==> flow/design.v <==
module mux32
  (
   input [4:0] sel_i,
   input [31:0] data_i,
   output data_o
   );
   genvar i;
   wire [1:0] data_mux16_w;
   wire       data_mux32_w;
   assign data_mux32_w = (sel_i[4]) ? data_mux16_w[1] : data_mux16_w[0];
   assign data_o = data_mux32_w;
generate
   for(i=0;i<2;i=i+1)
     begin : mux16
	mux16 mux16
	 (
	  .sel_i(sel_i[3:0]),
	  .data_i(data_i[(i*16+15)-:16]),
	  .data_o(data_mux16_w[i])
	  );
     end 
endgenerate  
endmodule
module mux16
  (
   input [3:0] 	sel_i,
   input [15:0] data_i,
   output 	data_o
   );
   genvar 	i;
   wire [3:0] 	data_mux4_w;
   wire [1:0] 	data_mux8_w;
   wire 	data_mux16_w;
   assign data_mux8_w[0] = (sel_i[2]) ? data_mux4_w[1] : data_mux4_w[0];
   assign data_mux8_w[1] = (sel_i[2]) ? data_mux4_w[3] : data_mux4_w[2];
   assign data_mux16_w = (sel_i[3]) ? data_mux8_w[1] : data_mux8_w[0];
generate
   for(i=0;i<4;i=i+1)
     begin : mux4
	mux4 mux4
	 (
	  .sel_i(sel_i[1:0]),
	  .data_i(data_i[(i*4+3)-:4]),
	  .data_o(data_mux4_w[i])
	  );
     end 
endgenerate
   assign data_o = data_mux16_w;
endmodule
module mux4
  (
   input [1:0] sel_i,
   input [3:0] data_i,
   output data_o
   );
   reg 	  data_v;
   always @(*)
     case(sel_i)
       2'b00 : data_v = data_i[0];
       2'b01 : data_v = data_i[1];
       2'b10 : data_v = data_i[2];
       2'b11 : data_v = data_i[3];
     endcase
   assign data_o = data_v;
endmodule
module registers_32x32
  (
   input       clk_i,
   input       reset_ni,
   input       write_enable_i,
   input [4:0] register_addr_a_i,
   input [4:0] register_addr_b_i,
   input [4:0] register_write_i,
   input [31:0] write_data_i,
   output [31:0] read_data_a_o,
   output [31:0] read_data_b_o
   );
   integer 	 i;
   wire [4:0] 	 enable_data_w;
   reg 		 enable_register_v [1:31];
   reg [31:0] 	 register [1:31];
   assign enable_data_w = register_write_i & {5{write_enable_i}};
   always @(*)
     begin
	for(i=1;i<32;i=i+1)
	  begin
	     enable_register_v[i] = 1'b0;
	  end
	for(i=1;i<32;i=i+1)
	  begin
	     if (enable_data_w == i) enable_register_v[i] = 1'b1;
	  end 
     end 
   always @(posedge clk_i or negedge reset_ni)
     begin
	if (!reset_ni)
	  for(i=1;i<32;i=i+1)
	    begin
	       register[i] <= 32'b0;
	    end
	else
	  for(i=1;i<32;i=i+1)
	    begin
	       if (enable_register_v[i])
		 begin
		    register[i] <= write_data_i;
		 end
	    end 
     end 
   wire [31:0] decoded_read_a_data_w;
   wire [31:0] decoded_read_b_data_w;
   genvar      j;
generate
   for(j=0;j<32;j=j+1)
     begin : multiplexer
	mux32 mux32_a
	 (
	  .sel_i(register_addr_a_i),
	  .data_i({register[31][j],
		   register[30][j],
		   register[29][j],
		   register[28][j],
		   register[27][j],
		   register[26][j],
		   register[25][j],
		   register[24][j],
		   register[23][j],
		   register[22][j],
		   register[21][j],
		   register[20][j],
		   register[19][j],
		   register[18][j],
		   register[17][j],
		   register[16][j],
		   register[15][j],
		   register[14][j],
		   register[13][j],
		   register[12][j],
		   register[11][j],
		   register[10][j],
		   register[9][j],
		   register[8][j],
		   register[7][j],
		   register[6][j],
		   register[5][j],
		   register[4][j],
		   register[3][j],
		   register[2][j],
		   register[1][j],
		   1'b0}),
	  .data_o(decoded_read_a_data_w[j])
	  );
	mux32 mux32_b
	 (
	  .sel_i(register_addr_b_i),
	  .data_i({register[31][j],
		   register[30][j],
		   register[29][j],
		   register[28][j],
		   register[27][j],
		   register[26][j],
		   register[25][j],
		   register[24][j],
		   register[23][j],
		   register[22][j],
		   register[21][j],
		   register[20][j],
		   register[19][j],
		   register[18][j],
		   register[17][j],
		   register[16][j],
		   register[15][j],
		   register[14][j],
		   register[13][j],
		   register[12][j],
		   register[11][j],
		   register[10][j],
		   register[9][j],
		   register[8][j],
		   register[7][j],
		   register[6][j],
		   register[5][j],
		   register[4][j],
		   register[3][j],
		   register[2][j],
		   register[1][j],
		   1'b0}),
	  .data_o(decoded_read_b_data_w[j])
	  );
     end 
endgenerate 
   assign read_data_a_o = decoded_read_a_data_w;
   assign read_data_b_o = decoded_read_b_data_w;
endmodule 
From RTL to reports: registers_32x32
The steps from the RTL of registers_32x32 to its reports follow in flow order.
Lines are those of the file above, counted from 1.
Library cell names are shortened.
Not given: -

inputs
  design top = registers_32x32
  clock input = clk_i
  standard-cell library = sky130hd
  library corner = tt_025C_1v80

After elaboration
Source: Yosys, flattened and elaborated. Widths are those after wreduce; folded enables and synchronous resets count as part of the registers. Registers that Yosys merges into a memory's read port (data or address) are not register bits. Print and check cells do not count. Equal cells are merged and count once.

word-level totals
  word width x clocked read ports = 0
  memory bits (read-only) = 0
  output and inout port bits = 64
  bits in latches = 0
  memories = 0
  word-level cells = 1,062
  memory bits (writable) = 0
  flip-flop bits (word level) = 992
  bits of input ports = 50

operators by class
  equal/unequal tests = 37
  $lt $le $gt $ge = 0
  multipliers = 0
  bitwise operators = 1
  shift-type cells = 0
  reduce/logical cells = 2
  $add $sub $neg = 0
  mux-type cells = 991
  div/mod/pow operators = 0

operators by type and width
  operator                                              number
  parallel mux 1 bit (select 4 bit)                     512
  two-way mux 1 bit                                     479
  equality test 5 bit (second input constant)           16
  equality test 5 x 4 -> 1 bit (second input constant)  8
  equality test 5 x 3 -> 1 bit (second input constant)  4
  equality test 5 x 2 -> 1 bit (second input constant)  2
  equality test 2 bit (second input constant)           4
  equality test 5 x 1 -> 1 bit (second input constant)  1
  AND 5 bit                                             1
  equality test 2 x 1 -> 1 bit (second input constant)  2
  zero test 2 bit                                       2

Logic depth
Depth = most cells in a row (Yosys ltp): at word level without a register or memory, in the mapped netlist without a sequential cell, where the memories' decode and read muxes count.

logic depth
  word-level depth = 5
  ABC_AREA = 0
  depth in mapped cells = 10
  gate-level depth less buffers = 4

After synthesis
The flow's flattened synthesis, as Yosys stat reports it; memories are mapped. The netlist is that of the ABC_AREA named above (0 if unset); the other value can give another one.
Totals and module areas in this step are rounded.

cells by type
  cell type  number  total area (sq um)
  dfrtp_1    992     2.48E+04
  mux2_2     1,395   1.57E+04
  mux4_2     161     3.63E+03
  mux2i_1    158     1.58E+03
  buf_4      120     900.864
  o221ai_1   95      832.048
  clkbuf_1   216     810.778
  o22ai_1    127     794.512
  buf_2      155     775.744
  o211a_1    63      630.605
  a221oi_1   64      560.538
  mux2_1     47      529.258
  o211ai_1   65      487.968
  a211oi_1   62      465.446
  nand2b_1   66      412.896
  nor2b_1    65      406.64
  o21ai_0    65      325.312
  a221o_1    31      310.298

Other cell types: 41; their cells: 262.

synthesis totals
  buffers = 518
  sequential area = 24,820 sq um
  mapped area = 55,930 sq um
  mapped flip-flops = 992
  standard cells after synthesis = 4,209

By module: a second synthesis without flattening, with its own total; a netlist apart from the flattened one above.

second synthesis, totals
  cells (unflattened synthesis) = 2,928
  area total of the unflattened synthesis = 52,470 sq um

Rows give one instance, submodules left out.

by module
  module           sequential area (sq um)  times used  area (sq um)  cells
  registers_32x32  24,820                   1           37,090        2,224
  mux4             0.0                      512         22.5          1
  mux16            0.0                      128         22.5          1
  mux32            0.0                      64          15.0          1

Timing after synthesis
Path of least setup slack by OpenSTA after synthesis, without wires, with an ideal clock, recovery checks aside; 20% of the period is set as input and as output delay. Where synthesis merged equal registers, the netlist keeps one of their names.

timing path after synthesis
  path type = input to output
  start point = in register_addr_a_i[0]
  end point = out read_data_a_o[22]
  path buffers = 5
  output delay = 1.200 ns
  input delay = 1.200 ns
  path slack = 2.093 ns
  period = 6.0 ns
  path delay = 1.507 ns
  launch time at the first pin = 1.200 ns
  data required time = 4.800 ns
  stages on the path = 9
  arrival time = 2.707 ns
  synthesis period reached = 3.907 ns

"path delay" = arrival - input delay + setup time.
A path that ends at an output port has no setup time.
"stages on the path" counts driving pins, that of a launching flip-flop among them; a cell with two outputs on the path counts twice.
"synthesis period reached" is the clock period less the worst setup slack; recovery checks do not enter. This is arithmetic on one report: input and output delays are still those of the set period (20% each).
Between the ends stands the longest chain of elaborated cells between them, by number of cells; it is not shown to be the way that was timed. Of several equally long chains one is given.
Each line given opens the expression or statement behind the cell; cells for indexed reads and writes are added by Yosys, which also makes memories of some case tables.

on the way, after synthesis
  cell sequence = buf_2 > buf_6 > buf_4 > buf_2 > mux2_2 > o211ai_1 > o21ai_0 > o211a_1 > buf_4
  length of the longest elaborated chain = 5
  elaborated cells on any way between the ends = 19
  RTL lines with such cells = 5
  those cells by class = 3 x eq/ne; 15 x mux; 1 x reduce/logical

ends and longest elaborated chain, after synthesis
  item                               line  RTL
  from (decl)                        71    input [4:0] register_addr_a_i,
  equality test 2 bit                58    case(sel_i)
  parallel mux 1 bit (select 4 bit)  58
  two-way mux 1 bit                  34    assign data_mux8_w[0] = (sel_i[2]) ? data_mux4_w[1] : data_mux4_w[0];
  two-way mux 1 bit                  36    assign data_mux16_w = (sel_i[3]) ? data_mux8_w[1] : data_mux8_w[0];
  two-way mux 1 bit                  10    assign data_mux32_w = (sel_i[4]) ? data_mux16_w[1] : data_mux16_w[0];
  to (decl)                          75    output [31:0] read_data_a_o,

Some nets on the timed path still bear RTL names; the line given drives or declares the net.

nets with RTL names, path after synthesis
  signal                          line
  multiplexer[22].mux32_a.data_o  10

Timing after layout
Path of least setup slack in the final report of job 1 (OpenROAD, finished layout, wires in). Where an end is a register, its clock arrival counts in the times.

timing path after layout
  path type = input to output
  start point = in register_addr_b_i[4]
  end point = out read_data_b_o[0]
  output delay = 1.20 ns
  stages on the path = 6
  path slack = 0.39 ns
  data required time = 4.80 ns
  input delay = 1.20 ns
  path buffers = 3
  arrival time = 4.41 ns
  launch time at the first pin = 1.20 ns
  period = 6.0 ns

Between the ends stands the longest chain of elaborated cells between them, by number of cells; it is not shown to be the way that was timed. Of several equally long chains one is given.

on the way, after layout
  cell sequence = clkdlybuf4s50_1 > and4bb_2 > buf_12 > a221o_1 > nor4_1 > clkdlybuf4s50_1
  length of the longest elaborated chain = 1
  elaborated cells on any way between the ends = 1
  RTL lines with such cells = 1
  those cells by class = 1 x mux

ends and longest elaborated chain, after layout
  item               line  RTL
  from (decl)        72    input [4:0] register_addr_b_i,
  two-way mux 1 bit  10    assign data_mux32_w = (sel_i[4]) ? data_mux16_w[1] : data_mux16_w[0];
  to (decl)          76    output [31:0] read_data_b_o

Add stored flow runs of registers_32x32

Design registers_32x32 on sky130hd. What follows are 4 stored runs of the flow, each under its own settings; their order means nothing. The constraints put input and output delay at 20% of the set period each and load the outputs with 0.01 pF.
"achieved clock period" = clock period - worst setup slack. The figure is calculated, with input and output delays left at 20% of the set period.
"worst setup path time": the worst setup path's part of the clock period (all of it between registers, 20% less for each end at a port) less its slack. A launch clock that arrives late makes it longer, a capture clock that arrives late makes it shorter.
"power": no workload was simulated; the value follows from the tool's default switching activity.
Values from the reports are rounded here.

Job 1
==> flow/run.sh <==
#!/bin/bash
# the make line also repeats the synthesis and layout settings of config.mk as NAME=value (left out here)
make -C /OpenROAD-flow-scripts/flow DESIGN_CONFIG=/design/flow/config.mk WORK_HOME=/design/flow/orfs CLKGATE_MAP_FILE= finish
==> flow/config.mk <==
export PLATFORM = sky130hd
export DESIGN_NAME = registers_32x32
export DESIGN_NICKNAME = registers_32x32
export VERILOG_FILES = /design/flow/design.v
export SDC_FILE = /design/flow/constraint.sdc
export NUM_CORES = 4
export LEC_CHECK = 0
export CAP_MARGIN = 0
export CORE_MARGIN = 2
export CORE_UTILIZATION = 41
export CTS_CLUSTER_SIZE = 59
export GPL_ROUTABILITY_DRIVEN = 0
export PLACE_DENSITY_LB_ADDON = 0.07
export SLEW_MARGIN = 20
==> flow/constraint.sdc <==
create_clock -name core_clock -period 6.0 [get_ports {clk_i}]
set_input_delay 1.2000 -clock core_clock [delete_from_list [all_inputs] [get_ports {clk_i}]]
set_output_delay 1.2000 -clock core_clock [all_outputs]
set_load 0.01 [all_outputs]

==> results of job 1 <==
chip area after synthesis (Yosys): 55,930 sq um
die area: 139,400 sq um
standard-cell area of the final layout: 62,320 sq um
utilization: 0.46
worst setup slack after layout: 0.392 ns
total negative slack: 0.000 ns
power: 19,850 uW
achieved clock period: 5.608 ns
worst setup path time: 3.21 ns
worst setup path kind: input to output

Job 2
==> flow/run.sh <==
#!/bin/bash
# the make line also repeats the synthesis and layout settings of config.mk as NAME=value (left out here)
make -C /OpenROAD-flow-scripts/flow DESIGN_CONFIG=/design/flow/config.mk WORK_HOME=/design/flow/orfs CLKGATE_MAP_FILE= finish
==> flow/config.mk <==
export PLATFORM = sky130hd
export DESIGN_NAME = registers_32x32
export DESIGN_NICKNAME = registers_32x32
export VERILOG_FILES = /design/flow/design.v
export SDC_FILE = /design/flow/constraint.sdc
export NUM_CORES = 4
export LEC_CHECK = 0
export CAP_MARGIN = 20
export CORE_MARGIN = 2
export CORE_UTILIZATION = 40
export SLEW_MARGIN = 20
==> flow/constraint.sdc <==
create_clock -name core_clock -period 3.5 [get_ports {clk_i}]
set_input_delay 0.7000 -clock core_clock [delete_from_list [all_inputs] [get_ports {clk_i}]]
set_output_delay 0.7000 -clock core_clock [all_outputs]
set_load 0.01 [all_outputs]

==> results of job 2 <==
chip area after synthesis (Yosys): 55,930 sq um
die area: 142,800 sq um
standard-cell area of the final layout: 66,590 sq um
utilization: 0.478
worst setup slack after layout: -0.129 ns
total negative slack: -0.129 ns
power: 33,950 uW
achieved clock period: 3.629 ns
worst setup path time: 2.23 ns
worst setup path kind: input to output

Job 3
==> flow/run.sh <==
#!/bin/bash
# the make line also repeats the synthesis and layout settings of config.mk as NAME=value (left out here)
make -C /OpenROAD-flow-scripts/flow DESIGN_CONFIG=/design/flow/config.mk WORK_HOME=/design/flow/orfs CLKGATE_MAP_FILE= finish
==> flow/config.mk <==
export PLATFORM = sky130hd
export DESIGN_NAME = registers_32x32
export DESIGN_NICKNAME = registers_32x32
export VERILOG_FILES = /design/flow/design.v
export SDC_FILE = /design/flow/constraint.sdc
export NUM_CORES = 4
export LEC_CHECK = 0
export CAP_MARGIN = 25
export CORE_MARGIN = 2
export CORE_UTILIZATION = 70
export CTS_CLUSTER_SIZE = 12
export MIN_ROUTING_LAYER = met1
export PLACE_DENSITY = 0.67
export SLEW_MARGIN = 20
==> flow/constraint.sdc <==
create_clock -name core_clock -period 7.19 [get_ports {clk_i}]
set_input_delay 1.4380 -clock core_clock [delete_from_list [all_inputs] [get_ports {clk_i}]]
set_output_delay 1.4380 -clock core_clock [all_outputs]
set_load 0.01 [all_outputs]

==> results of job 3 <==
chip area after synthesis (Yosys): 55,930 sq um
die area: 82,180 sq um
standard-cell area of the final layout: 60,490 sq um
utilization: 0.766
worst setup slack after layout: 0.898 ns
total negative slack: 0.000 ns
power: 15,720 uW
achieved clock period: 6.292 ns
worst setup path time: 3.42 ns
worst setup path kind: input to output

Job 4
==> flow/run.sh <==
#!/bin/bash
# the make line also repeats the synthesis and layout settings of config.mk as NAME=value (left out here)
make -C /OpenROAD-flow-scripts/flow DESIGN_CONFIG=/design/flow/config.mk WORK_HOME=/design/flow/orfs CLKGATE_MAP_FILE= finish
==> flow/config.mk <==
export PLATFORM = sky130hd
export DESIGN_NAME = registers_32x32
export DESIGN_NICKNAME = registers_32x32
export VERILOG_FILES = /design/flow/design.v
export SDC_FILE = /design/flow/constraint.sdc
export NUM_CORES = 4
export LEC_CHECK = 0
export CAP_MARGIN = 40
export CELL_PAD_IN_SITES_DETAIL_PLACEMENT = 0
export CELL_PAD_IN_SITES_GLOBAL_PLACEMENT = 1
export CORE_MARGIN = 6
export CORE_UTILIZATION = 33
export CTS_CLUSTER_DIAMETER = 240
export GPL_TIMING_DRIVEN = 0
export MIN_ROUTING_LAYER = met2
export SLEW_MARGIN = 20
export TNS_END_PERCENT = 95
==> flow/constraint.sdc <==
create_clock -name core_clock -period 5.69 [get_ports {clk_i}]
set_input_delay 1.1380 -clock core_clock [delete_from_list [all_inputs] [get_ports {clk_i}]]
set_output_delay 1.1380 -clock core_clock [all_outputs]
set_load 0.01 [all_outputs]

==> results of job 4 <==
chip area after synthesis (Yosys): 55,930 sq um
die area: 179,500 sq um
standard-cell area of the final layout: 65,750 sq um
utilization: 0.392
worst setup slack after layout: -0.223 ns
total negative slack: -2.296 ns
power: 22,360 uW
achieved clock period: 5.913 ns
worst setup path time: 3.64 ns
worst setup path kind: input to output
